==> flow/design.v <==
module baud_gen #(
    parameter DIV_WIDTH = 20
)(
    input  wire                 clk,
    input  wire                 rst_n,
    input  wire [DIV_WIDTH-1:0] divisor,
    output reg                  tick_16x
);
    reg [DIV_WIDTH-1:0] counter;
    always @(posedge clk or negedge rst_n) begin
        if (!rst_n) begin
            counter  <= 0;
            tick_16x <= 0;
        end else begin
            if (divisor <= 1) begin
                tick_16x <= 1'b0;
                counter  <= 0;
            end
            else if (counter == divisor - 1) begin
                tick_16x <= 1'b1;
                counter  <= 0;
            end 
            else begin
                tick_16x <= 1'b0;
                counter  <= counter + 1;
            end
        end
    end
endmodule
module sync_fifo #(
    parameter DATA_WIDTH = 8,
    parameter DEPTH      = 16
)(
    input  wire                  clk,
    input  wire                  rst_n,
    input  wire                  wr_en,
    input  wire [DATA_WIDTH-1:0] din,
    input  wire                  rd_en,
    output wire [DATA_WIDTH-1:0] dout,  
    output wire                  full,
    output wire                  empty
);
    localparam PTR_WIDTH = $clog2(DEPTH);
    reg [DATA_WIDTH-1:0] mem [0:DEPTH-1];
    reg [PTR_WIDTH:0]    count;
    reg [PTR_WIDTH-1:0]  wr_ptr, rd_ptr;
    assign dout  = mem[rd_ptr];
    assign full  = (count == DEPTH);
    assign empty = (count == 0);
    always @(posedge clk or negedge rst_n) begin
        if (!rst_n) begin
            count  <= 0;
            wr_ptr <= 0;
            rd_ptr <= 0;
        end else begin
            case ({wr_en && !full, rd_en && !empty})
                2'b10: begin  
                    mem[wr_ptr] <= din;
                    wr_ptr      <= (wr_ptr == DEPTH-1) ? 0 : wr_ptr + 1;
                    count       <= count + 1;
                end
                2'b01: begin  
                    rd_ptr      <= (rd_ptr == DEPTH-1) ? 0 : rd_ptr + 1;
                    count       <= count - 1;
                end
                2'b11: begin  
                    mem[wr_ptr] <= din;
                    wr_ptr      <= (wr_ptr == DEPTH-1) ? 0 : wr_ptr + 1;
                    rd_ptr      <= (rd_ptr == DEPTH-1) ? 0 : rd_ptr + 1;
                end
                default: ; 
            endcase
        end
    end
endmodule
module uart_tx (
    input  wire       clk,
    input  wire       rst_n,
    input  wire       tx_start,     
    input  wire [7:0] din,          
    input  wire       s_tick,
    output reg        tx_busy,     
    output reg        tx
);
    localparam [1:0] IDLE=0, START=1, DATA=2, STOP=3;
    reg [1:0] state, next_state;
    reg [3:0] s_count;
    reg [2:0] n_count;
    reg [7:0] tx_reg;
    always @(posedge clk or negedge rst_n) begin
        if (!rst_n) begin
            state   <= IDLE;
            s_count <= 0;
            n_count <= 0;
            tx_reg  <= 0;
            tx      <= 1'b1;
        end else begin
            state <= next_state;
            case (state)
                IDLE: begin
                    tx <= 1'b1;
                    if (tx_start) begin
                        tx_reg  <= din;
                        s_count <= 0;
                    end
                end
                START: begin
                    tx <= 1'b0;
                    n_count <= 0; 
                    if (s_tick) s_count <= (s_count == 15) ? 0 : s_count + 1;
                end
                DATA: begin
                    tx <= tx_reg[0];  
                    if (s_tick) begin
                        if (s_count == 15) begin
                            s_count <= 0;
                            tx_reg  <= tx_reg >> 1;
                            if (n_count < 7) n_count <= n_count + 1;
                        end else s_count <= s_count + 1;
                    end
                end
                STOP: begin
                    tx <= 1'b1;
                    if (s_tick) begin
                        if (s_count == 15) s_count <= 0;
                        else s_count <= s_count + 1;
                    end
                end
            endcase
        end
    end
    always @(*) begin
        next_state = state;
        tx_busy    = 1'b1; 
        case (state)
            IDLE: begin
                tx_busy = 1'b0; 
                if (tx_start) next_state = START;
            end
            START: if (s_tick && s_count == 15) next_state = DATA;
            DATA:  if (s_tick && s_count == 15 && n_count == 7) next_state = STOP;
            STOP:  if (s_tick && s_count == 15) next_state = IDLE;
        endcase
    end
endmodule
module uart_rx (
    input  wire       clk,
    input  wire       rst_n,
    input  wire       rx,          
    input  wire       s_tick,
    output reg  [7:0] dout,
    output reg        rx_done_tick
);
    localparam [1:0] IDLE=0, START=1, DATA=2, STOP=3;
    reg [1:0] state, next_state;
    reg [3:0] s_count;
    reg [2:0] n_count;
    reg [7:0] rx_reg;
    always @(posedge clk or negedge rst_n) begin
        if (!rst_n) begin
            state   <= IDLE;
            s_count <= 0;
            n_count <= 0;
            rx_reg  <= 0;
            dout    <= 0;
            rx_done_tick <= 0;
        end else begin
            state <= next_state;
            rx_done_tick <= 1'b0;
            case (state)
                IDLE: if (~rx) s_count <= 0;
                START: begin
                    n_count <= 0;  
                    if (s_tick) s_count <= (s_count == 7) ? 0 : s_count + 1;
                end
                DATA: if (s_tick) begin
                    if (s_count == 15) begin
                        s_count <= 0;
                        rx_reg <= {rx, rx_reg[7:1]};
                        if (n_count < 7) n_count <= n_count + 1;
                    end else s_count <= s_count + 1;
                end
                STOP: if (s_tick) begin
                    if (s_count == 15) begin
                         rx_done_tick <= 1'b1;
                         dout <= rx_reg;
                         s_count <= 0;
                    end else s_count <= s_count + 1;
                end
            endcase
        end
    end
    always @(*) begin
        next_state = state;
        case (state)
            IDLE:  if (~rx) next_state = START;
            START: if (s_tick && s_count == 7) next_state = (~rx) ? DATA : IDLE;
            DATA:  if (s_tick && s_count == 15 && n_count == 7) next_state = STOP;
            STOP:  if (s_tick && s_count == 15) next_state = IDLE;
        endcase
    end
endmodule
    module apb_uart (
    input  wire        pclk,
    input  wire        presetn,
    input  wire [31:0] paddr,
    input  wire        psel,
    input  wire        penable,
    input  wire        pwrite,
    input  wire [31:0] pwdata,
    output reg  [31:0] prdata,
    output wire        pready,
    output wire        pslverr,
    output wire        tx_o,
    input  wire        rx_i
);
    initial begin
        if (16 < 2) $error("FIFO DEPTH must be >= 2");
    end
    wire rst_n = presetn; 
    assign pready  = 1'b1;   
    assign pslverr = 1'b0;
    reg rx_sync1, rx_sync2;
    always @(posedge pclk or negedge rst_n) begin
        if (!rst_n) begin
            rx_sync1 <= 1'b1;
            rx_sync2 <= 1'b1;
        end else begin
            rx_sync1 <= rx_i;
            rx_sync2 <= rx_sync1; 
        end
    end
    reg  [19:0] baud_divisor;
    wire        s_tick;
    wire [7:0]  tx_fifo_out, rx_fifo_out, rx_data_raw;
    wire        tx_full, tx_empty, rx_full, rx_empty;
    wire        rx_done_tick;
    wire        uart_tx_busy;
    reg         tx_fifo_rd_en;
    reg         uart_tx_start;
    reg  [7:0]  uart_tx_data_latched;
    wire wr_en = psel & penable & pwrite;
    wire rd_en = psel & penable & ~pwrite;
    wire [3:0] addr = paddr[3:0];
    localparam [1:0] S_TX_IDLE = 0, S_TX_POP = 1, S_TX_START = 2;
    reg [1:0] tx_fsm_state;
    always @(posedge pclk or negedge rst_n) begin
        if (!rst_n) begin
            tx_fsm_state   <= S_TX_IDLE;
            tx_fifo_rd_en  <= 0;
            uart_tx_start  <= 0;
            uart_tx_data_latched <= 0;
        end else begin
            tx_fifo_rd_en <= 0;
            uart_tx_start <= 0;
            case (tx_fsm_state)
                S_TX_IDLE: begin
                    if (!tx_empty && !uart_tx_busy && !uart_tx_start) begin  
                        tx_fifo_rd_en <= 1; 
                        uart_tx_data_latched <= tx_fifo_out;
                        tx_fsm_state <= S_TX_START;
                    end
                end
                S_TX_START: begin
                    uart_tx_start <= 1; 
                    tx_fsm_state  <= S_TX_IDLE;
                end
                default: tx_fsm_state <= S_TX_IDLE;
            endcase
        end
    end
    always @(posedge pclk or negedge rst_n) begin
        if (!rst_n) baud_divisor <= 20'd325;
        else if (wr_en && addr == 4'h08) baud_divisor <= pwdata[19:0];
    end
    always @(*) begin
        prdata = 32'b0;
        case (addr)
            4'h00: prdata = {24'b0, rx_fifo_out}; 
            4'h04: prdata = {30'b0, rx_empty, tx_full};
            4'h08: prdata = {12'b0, baud_divisor};
            default: prdata = 32'b0;
        endcase
    end
    baud_gen #(.DIV_WIDTH(20)) u_baud (
        .clk(pclk), .rst_n(rst_n),
        .divisor(baud_divisor), .tick_16x(s_tick)
    );
    sync_fifo #(.DATA_WIDTH(8), .DEPTH(16)) u_tx_fifo (
        .clk(pclk), .rst_n(rst_n),
        .wr_en(wr_en && (addr == 4'h00)),
        .din(pwdata[7:0]),
        .rd_en(tx_fifo_rd_en), 
        .dout(tx_fifo_out), 
        .full(tx_full), .empty(tx_empty)
    );
    uart_tx u_tx (
        .clk(pclk), .rst_n(rst_n),
        .tx_start(uart_tx_start),
        .din(uart_tx_data_latched),
        .s_tick(s_tick),
        .tx_busy(uart_tx_busy),
        .tx(tx_o)
    );
    sync_fifo #(.DATA_WIDTH(8), .DEPTH(16)) u_rx_fifo (
        .clk(pclk), .rst_n(rst_n),
        .wr_en(rx_done_tick),
        .din(rx_data_raw),
        .rd_en(rd_en && (addr == 4'h00)),
        .dout(rx_fifo_out),
        .full(rx_full), .empty(rx_empty)
    );
    uart_rx u_rx (
        .clk(pclk), .rst_n(rst_n),
        .rx(rx_sync2), 
        .s_tick(s_tick),
        .dout(rx_data_raw),
        .rx_done_tick(rx_done_tick)
    );
endmodule
Reports on apb_uart
Tool output for the design above, in the order of the flow.
Lines are those of the file above, counted from 1.
Operators carry their Yosys type and port widths (W data, S select, Z words).
{ "setup": {"top": "apb_uart", "clock": "pclk", "cell_library": "sky130hd", "pvt_corner": "tt_025C_1v80"} }

Word level
Yosys after proc, flatten, opt, wreduce and memory -nomap, before mapping. Print and check cells are not counted.
{ "bits": {"register_bits": 381, "input_bits": 70, "output_inout_bits": 35, "word_cells": 430} }
{ "classes": {"reduce_logical": 91, "bitwise": 4, "compare": 3, "n_mux": 126, "addsub": 14, "equal": 134} }
{ "ops": {"columns": ["cell", "count"], "rows": [
  ["$mux W8", 67],
  ["$pmux W8 S16", 2],
  ["$eq A4 B4 Y1 const B", 35],
  ["$reduce_and A3 Y1", 34],
  ["$ne A2 B1 Y1 const B", 44],
  ["$eq A4 B3 Y1 const B", 18],
  ["$mux W4", 18],
  ["$pmux W20 S3", 1],
  ["$mux W20", 2],
  ["$eq A20 B32 Y1", 1],
  ["$eq A4 B2 Y1 const B", 8],
  ["$reduce_and A4 Y1", 7],
  ["$add A4 B1 Y4 const B", 6],
  ["$pmux W4 S3", 2],
  ["$mux W2", 11],
  ["$sub A20 B1 Y21 const B", 1],
  ["$add A20 B1 Y20 const B", 1],
  ["$le A20 B1 Y1 const B", 1],
  ["$logic_not A4 Y1", 5],
  ["$pmux W5 S2", 2],
  ["$eq A2 B2 Y1 const B", 9],
  ["$reduce_bool A2 Y1", 9],
  ["$mux W3", 6],
  ["$eq A4 B1 Y1 const B", 4],
  ["$pmux W8 S2", 1],
  ["$pmux W2 S4", 2],
  ["$logic_and A1 B1 Y1", 14],
  ["$ne A2 B2 Y1 const B", 7]
]} }
Not listed: further kinds 20, cells in them 54.

Longest topological paths
Depth = most cells in a row (Yosys ltp): at word level without a register or memory, in the mapped netlist without a sequential cell, where the memories' decode and read muxes count.
{ "depth": {"depth_word": 8, "abc_area": 0, "mapped_depth": 13, "depth_no_buf": 13} }

Netlist
Source: synth_stat.txt of the flow (Yosys; design flattened, memories mapped). It holds for the ABC_AREA given above (unset counts as 0); a run with the other value may have another netlist.
Totals and module areas in this step are rounded.
{ "mapped": {"area_mm2": 0.017, "mapped_cells": 1340, "seqArea_mm2": 0.011, "ffs": 384, "buffers": 86} }
{ "types": {"columns": ["cell", "count", "type_area_um2"], "rows": [
  ["sky130_fd_sc_hd__edfxtp_1", 256, 7.69E+03],
  ["sky130_fd_sc_hd__dfrtp_1", 118, 2.95E+03],
  ["sky130_fd_sc_hd__mux2_2", 46, 517.997],
  ["sky130_fd_sc_hd__ha_1", 37, 462.944],
  ["sky130_fd_sc_hd__nand2_1", 123, 461.693],
  ["sky130_fd_sc_hd__o21ai_0", 66, 330.317],
  ["sky130_fd_sc_hd__a21oi_1", 63, 315.302],
  ["sky130_fd_sc_hd__nor2_1", 71, 266.506],
  ["sky130_fd_sc_hd__a22oi_1", 35, 262.752],
  ["sky130_fd_sc_hd__dfstp_2", 10, 262.752],
  ["sky130_fd_sc_hd__xnor2_1", 30, 262.752],
  ["sky130_fd_sc_hd__nand3_1", 43, 215.206],
  ["sky130_fd_sc_hd__clkbuf_1", 51, 191.434],
  ["sky130_fd_sc_hd__xor2_1", 21, 183.926],
  ["sky130_fd_sc_hd__a222oi_1", 18, 180.173],
  ["sky130_fd_sc_hd__nor3_1", 29, 145.139],
  ["sky130_fd_sc_hd__inv_1", 38, 142.637],
  ["sky130_fd_sc_hd__a221oi_1", 16, 140.134]
]} }
Not listed: further types 59, cells in them 269.
By module: a second synthesis without flattening, with its own total; a netlist apart from the flattened one above.
{ "hier_totals": {"hier_cells": 1325, "area_unflattened_mm2": 0.017} }
Rows give one instance, submodules left out.
{ "by_module": {"columns": ["mod", "area_mm2", "cells", "instances", "mod_seq_area_mm2"], "rows": [
  ["sync_fifo", 0.0059, 402, 2, 0.0042],
  ["baud_gen #(DIV_WIDTH=20)", 0.0017, 193, 1, 0.00053],
  ["apb_uart", 0.0017, 116, 1, 0.00083],
  ["uart_rx", 0.0012, 99, 1, 0.0007],
  ["uart_tx", 0.0011, 113, 1, 0.0005]
]} }

Worst setup path after synthesis
Path of least setup slack by OpenSTA after synthesis, without wires, with an ideal clock, recovery checks aside; 20% of the period is set as input and as output delay. Where synthesis merged equal registers, the netlist keeps one of their names.
{ "synth_path": {"path_type": "input to register", "from": "input paddr[1]", "to": "register u_rx_fifo.mem[2][0]", "n_path_buf": 1, "arrival_time_ps": 3649, "path_stages": 8, "slack_ps": 1967, "path_delay_ps": 2832, "tclk_ps": 6000, "launch_ps": 1200, "setup_time_ps": 383, "t_required_ps": 5617, "in_delay_ps": 1200, "synth_period_reached_ps": 4033} }
"path_delay_ps" is the arrival time less input delay plus setup time.
"path_stages": output pins that drive a net of the path, with the launching flip-flop's if there is one; two outputs of one cell count as two.
"synth_period_reached_ps" is the clock period less the worst setup slack; recovery checks do not enter. This is arithmetic on one report: input and output delays are still those of the set period (20% each).
Between the ends stands the longest chain of elaborated cells between them, by number of cells; it is not shown to be the way that was timed. Of several equally long chains one is given.
A line is the first line of the expression or statement that the cell stems from. Yosys adds cells for indexed reads and writes and turns some case tables into memories.
Only ways into the end's enable, where the timed path ends, are counted here.
{ "synth_via": {"cell_sequence": "sky130_fd_sc_hd__nor2_1 -> sky130_fd_sc_hd__nand2_1 -> sky130_fd_sc_hd__nor4_1 -> sky130_fd_sc_hd__ha_1 -> sky130_fd_sc_hd__or2_2 -> sky130_fd_sc_hd__buf_1 -> sky130_fd_sc_hd__nand3_1 -> sky130_fd_sc_hd__nor3_1", "elab_chain_cells": 7, "cone_cells": 9, "cone_classes": "3 x eq/ne; 6 x reduce/logical"} }
{ "synth_rtl": {"columns": ["element", "line", "rtl"], "rows": [
  ["start: declaration", 206, "input  wire [31:0] paddr,"],
  ["$logic_not A4 Y1", 309, ".rd_en(rd_en && (addr == 4'h00)),"],
  ["$logic_and A1 B1 Y1", 309, null],
  ["$logic_and A1 B1 Y1", 56, "case ({wr_en && !full, rd_en && !empty})"],
  ["$eq A2 B2 Y1", 56, null],
  ["$reduce_or A2 Y1", null, null],
  ["$ne A2 B1 Y1", null, null],
  ["$reduce_and A3 Y1", null, null],
  ["end: assignment", 58, "mem[wr_ptr] <= din;"],
  ["end: assignment", 67, "mem[wr_ptr] <= din;"],
  ["end: declaration", 44, "reg [DATA_WIDTH-1:0] mem [0:DEPTH-1];"]
]} }

Path in the finished layout
Path of least setup slack in the final report of run 1 (OpenROAD, finished layout, wires in). Where an end is a register, its clock arrival counts in the times.
The path's times are printed in steps of 10 ps; the period is the one set.
{ "layout_path": {"path_type": "register to output", "from": "register u_rx_fifo.rd_ptr[1]", "to": "output prdata[6]", "t_required_ps": 2700, "launch_ps": 560, "slack_ps": -150, "tclk_ps": 3380, "output_delay_ps": 680, "n_path_buf": 4, "arrival_time_ps": 2850, "path_stages": 12} }
Between the ends stands the longest chain of elaborated cells between them, by number of cells; it is not shown to be the way that was timed. Of several equally long chains one is given.
At most two assigning lines are given for a register; there are more.
{ "layout_via": {"cell_sequence": "sky130_fd_sc_hd__dfrtp_2 -> sky130_fd_sc_hd__inv_4 -> sky130_fd_sc_hd__ha_4 -> sky130_fd_sc_hd__buf_12 -> sky130_fd_sc_hd__buf_12 -> sky130_fd_sc_hd__a222oi_1 -> sky130_fd_sc_hd__mux2i_1 -> sky130_fd_sc_hd__a21oi_1 -> sky130_fd_sc_hd__buf_4 -> sky130_fd_sc_hd__a31oi_1 -> sky130_fd_sc_hd__a21o_2 -> sky130_fd_sc_hd__buf_6", "elab_chain_cells": 3, "cone_cells": 18, "cone_classes": "15 x eq/ne; 2 x mux; 1 x reduce/logical"} }
{ "layout_rtl": {"columns": ["element", "line", "rtl"], "rows": [
  ["start: declaration", 46, "reg [PTR_WIDTH-1:0]  wr_ptr, rd_ptr;"],
  ["start: assignment", 63, "rd_ptr      <= (rd_ptr == DEPTH-1) ? 0 : rd_ptr + 1;"],
  ["start: assignment", 69, "rd_ptr      <= (rd_ptr == DEPTH-1) ? 0 : rd_ptr + 1;"],
  ["$eq A4 B4 Y1", 47, "assign dout  = mem[rd_ptr];"],
  ["$pmux W8 S16", 47, null],
  ["$pmux W20 S3", 278, "case (addr)"],
  ["end: declaration", 211, "output reg  [31:0] prdata,"]
]} }

Data sheet: physical implementation of apb_uart

Below are 5 stored runs of the flow (Yosys, OpenROAD; platform sky130hd) on apb_uart, each with its settings and what was measured, unordered. Constraints: input delay and output delay 20% of the set period each, output load 0.01 pF.
"achieved period": clock period set for the run, less the worst setup slack. It is reckoned from that one timing run; input and output delays stay at 20% of the period that was set.
"worst path time" means the part of the period allowed to the worst setup path (the constraints hold back 20% at inputs and 20% at outputs) less its slack; where the path has registers, the arrival times of their clocks count too.
"overall power": no workload was simulated; the value follows from the tool's default switching activity.
"worst path time" is known to 10 ps.
Values from the reports are rounded here.

==> run 1: settings <==
{ "CELL_PAD_IN_SITES_GLOBAL_PLACEMENT": 0, "CORE_ASPECT_RATIO": 1.08, "CORE_UTILIZATION": 40, "CTS_CLUSTER_DIAMETER": 60, "CTS_CLUSTER_SIZE": 62, "MAX_ROUTING_LAYER": "met4", "PLACE_DENSITY_LB_ADDON": 0.07, "SETUP_SLACK_MARGIN": 0.77, "SLEW_MARGIN": 15, "period_ns": 3.38, "CAP_MARGIN": 20, "CORE_MARGIN": 2 }
==> run 1: results <==
area inside the die boundary: 0.045 mm²
worst path time: 2850 ps
kind of the worst setup path: register to output
area of the synthesized netlist: 0.017 mm²
overall power: 13 mW
lowest setup slack: -150 ps
standard-cell area after routing: 0.022 mm²
utilization of the finished layout: 52%
achieved period: 3529 ps
post-route setup TNS: -410 ps

==> run 2: settings <==
{ "CELL_PAD_IN_SITES_GLOBAL_PLACEMENT": 0, "CORE_ASPECT_RATIO": 0.99, "CORE_UTILIZATION": 16, "CTS_CLUSTER_DIAMETER": 209, "CTS_CLUSTER_SIZE": 62, "GPL_ROUTABILITY_DRIVEN": 0, "MAX_ROUTING_LAYER": "met4", "PLACE_DENSITY_LB_ADDON": 0.07, "SETUP_SLACK_MARGIN": 0.77, "SLEW_MARGIN": 15, "period_ns": 3.38, "CAP_MARGIN": 20, "CORE_MARGIN": 2 }
==> run 2: results <==
area inside the die boundary: 0.11 mm²
worst path time: 2990 ps
kind of the worst setup path: register to output
area of the synthesized netlist: 0.017 mm²
overall power: 11 mW
lowest setup slack: -290 ps
standard-cell area after routing: 0.023 mm²
utilization of the finished layout: 21%
achieved period: 3666 ps
post-route setup TNS: -1600 ps

==> run 3: settings <==
{ "CELL_PAD_IN_SITES_GLOBAL_PLACEMENT": 0, "CORE_ASPECT_RATIO": 0.99, "CORE_UTILIZATION": 70, "CTS_CLUSTER_DIAMETER": 34, "CTS_CLUSTER_SIZE": 62, "MAX_ROUTING_LAYER": "met4", "PLACE_DENSITY_LB_ADDON": 0.07, "SETUP_SLACK_MARGIN": 0.77, "SLEW_MARGIN": 15, "period_ns": 3.38, "CAP_MARGIN": 20, "CORE_MARGIN": 2 }
==> run 3: results <==
area inside the die boundary: 0.026 mm²
worst path time: 3030 ps
kind of the worst setup path: register to output
area of the synthesized netlist: 0.017 mm²
overall power: 15 mW
lowest setup slack: -330 ps
standard-cell area after routing: 0.022 mm²
utilization of the finished layout: 92%
achieved period: 3706 ps
post-route setup TNS: -1800 ps

==> run 4: settings <==
{ "CORE_ASPECT_RATIO": 0.68, "CORE_UTILIZATION": 54, "CTS_CLUSTER_SIZE": 95, "PLACE_DENSITY_LB_ADDON": 0.25, "SETUP_SLACK_MARGIN": 0.64, "SLEW_MARGIN": 10, "period_ns": 3.03, "CAP_MARGIN": 20, "CORE_MARGIN": 2 }
==> run 4: results <==
area inside the die boundary: 0.033 mm²
worst path time: 2700 ps
kind of the worst setup path: register to output
area of the synthesized netlist: 0.017 mm²
overall power: 14 mW
lowest setup slack: -280 ps
standard-cell area after routing: 0.022 mm²
utilization of the finished layout: 72%
achieved period: 3309 ps
post-route setup TNS: -1600 ps

==> run 5: settings <==
{ "CORE_UTILIZATION": 40, "period_ns": 2.76, "CAP_MARGIN": 20, "CORE_MARGIN": 2, "SLEW_MARGIN": 20 }
==> run 5: results <==
area inside the die boundary: 0.045 mm²
worst path time: 2640 ps
kind of the worst setup path: register to output
area of the synthesized netlist: 0.017 mm²
overall power: 16 mW
lowest setup slack: -430 ps
standard-cell area after routing: 0.021 mm²
utilization of the finished layout: 51%
achieved period: 3190 ps
post-route setup TNS: -4100 ps
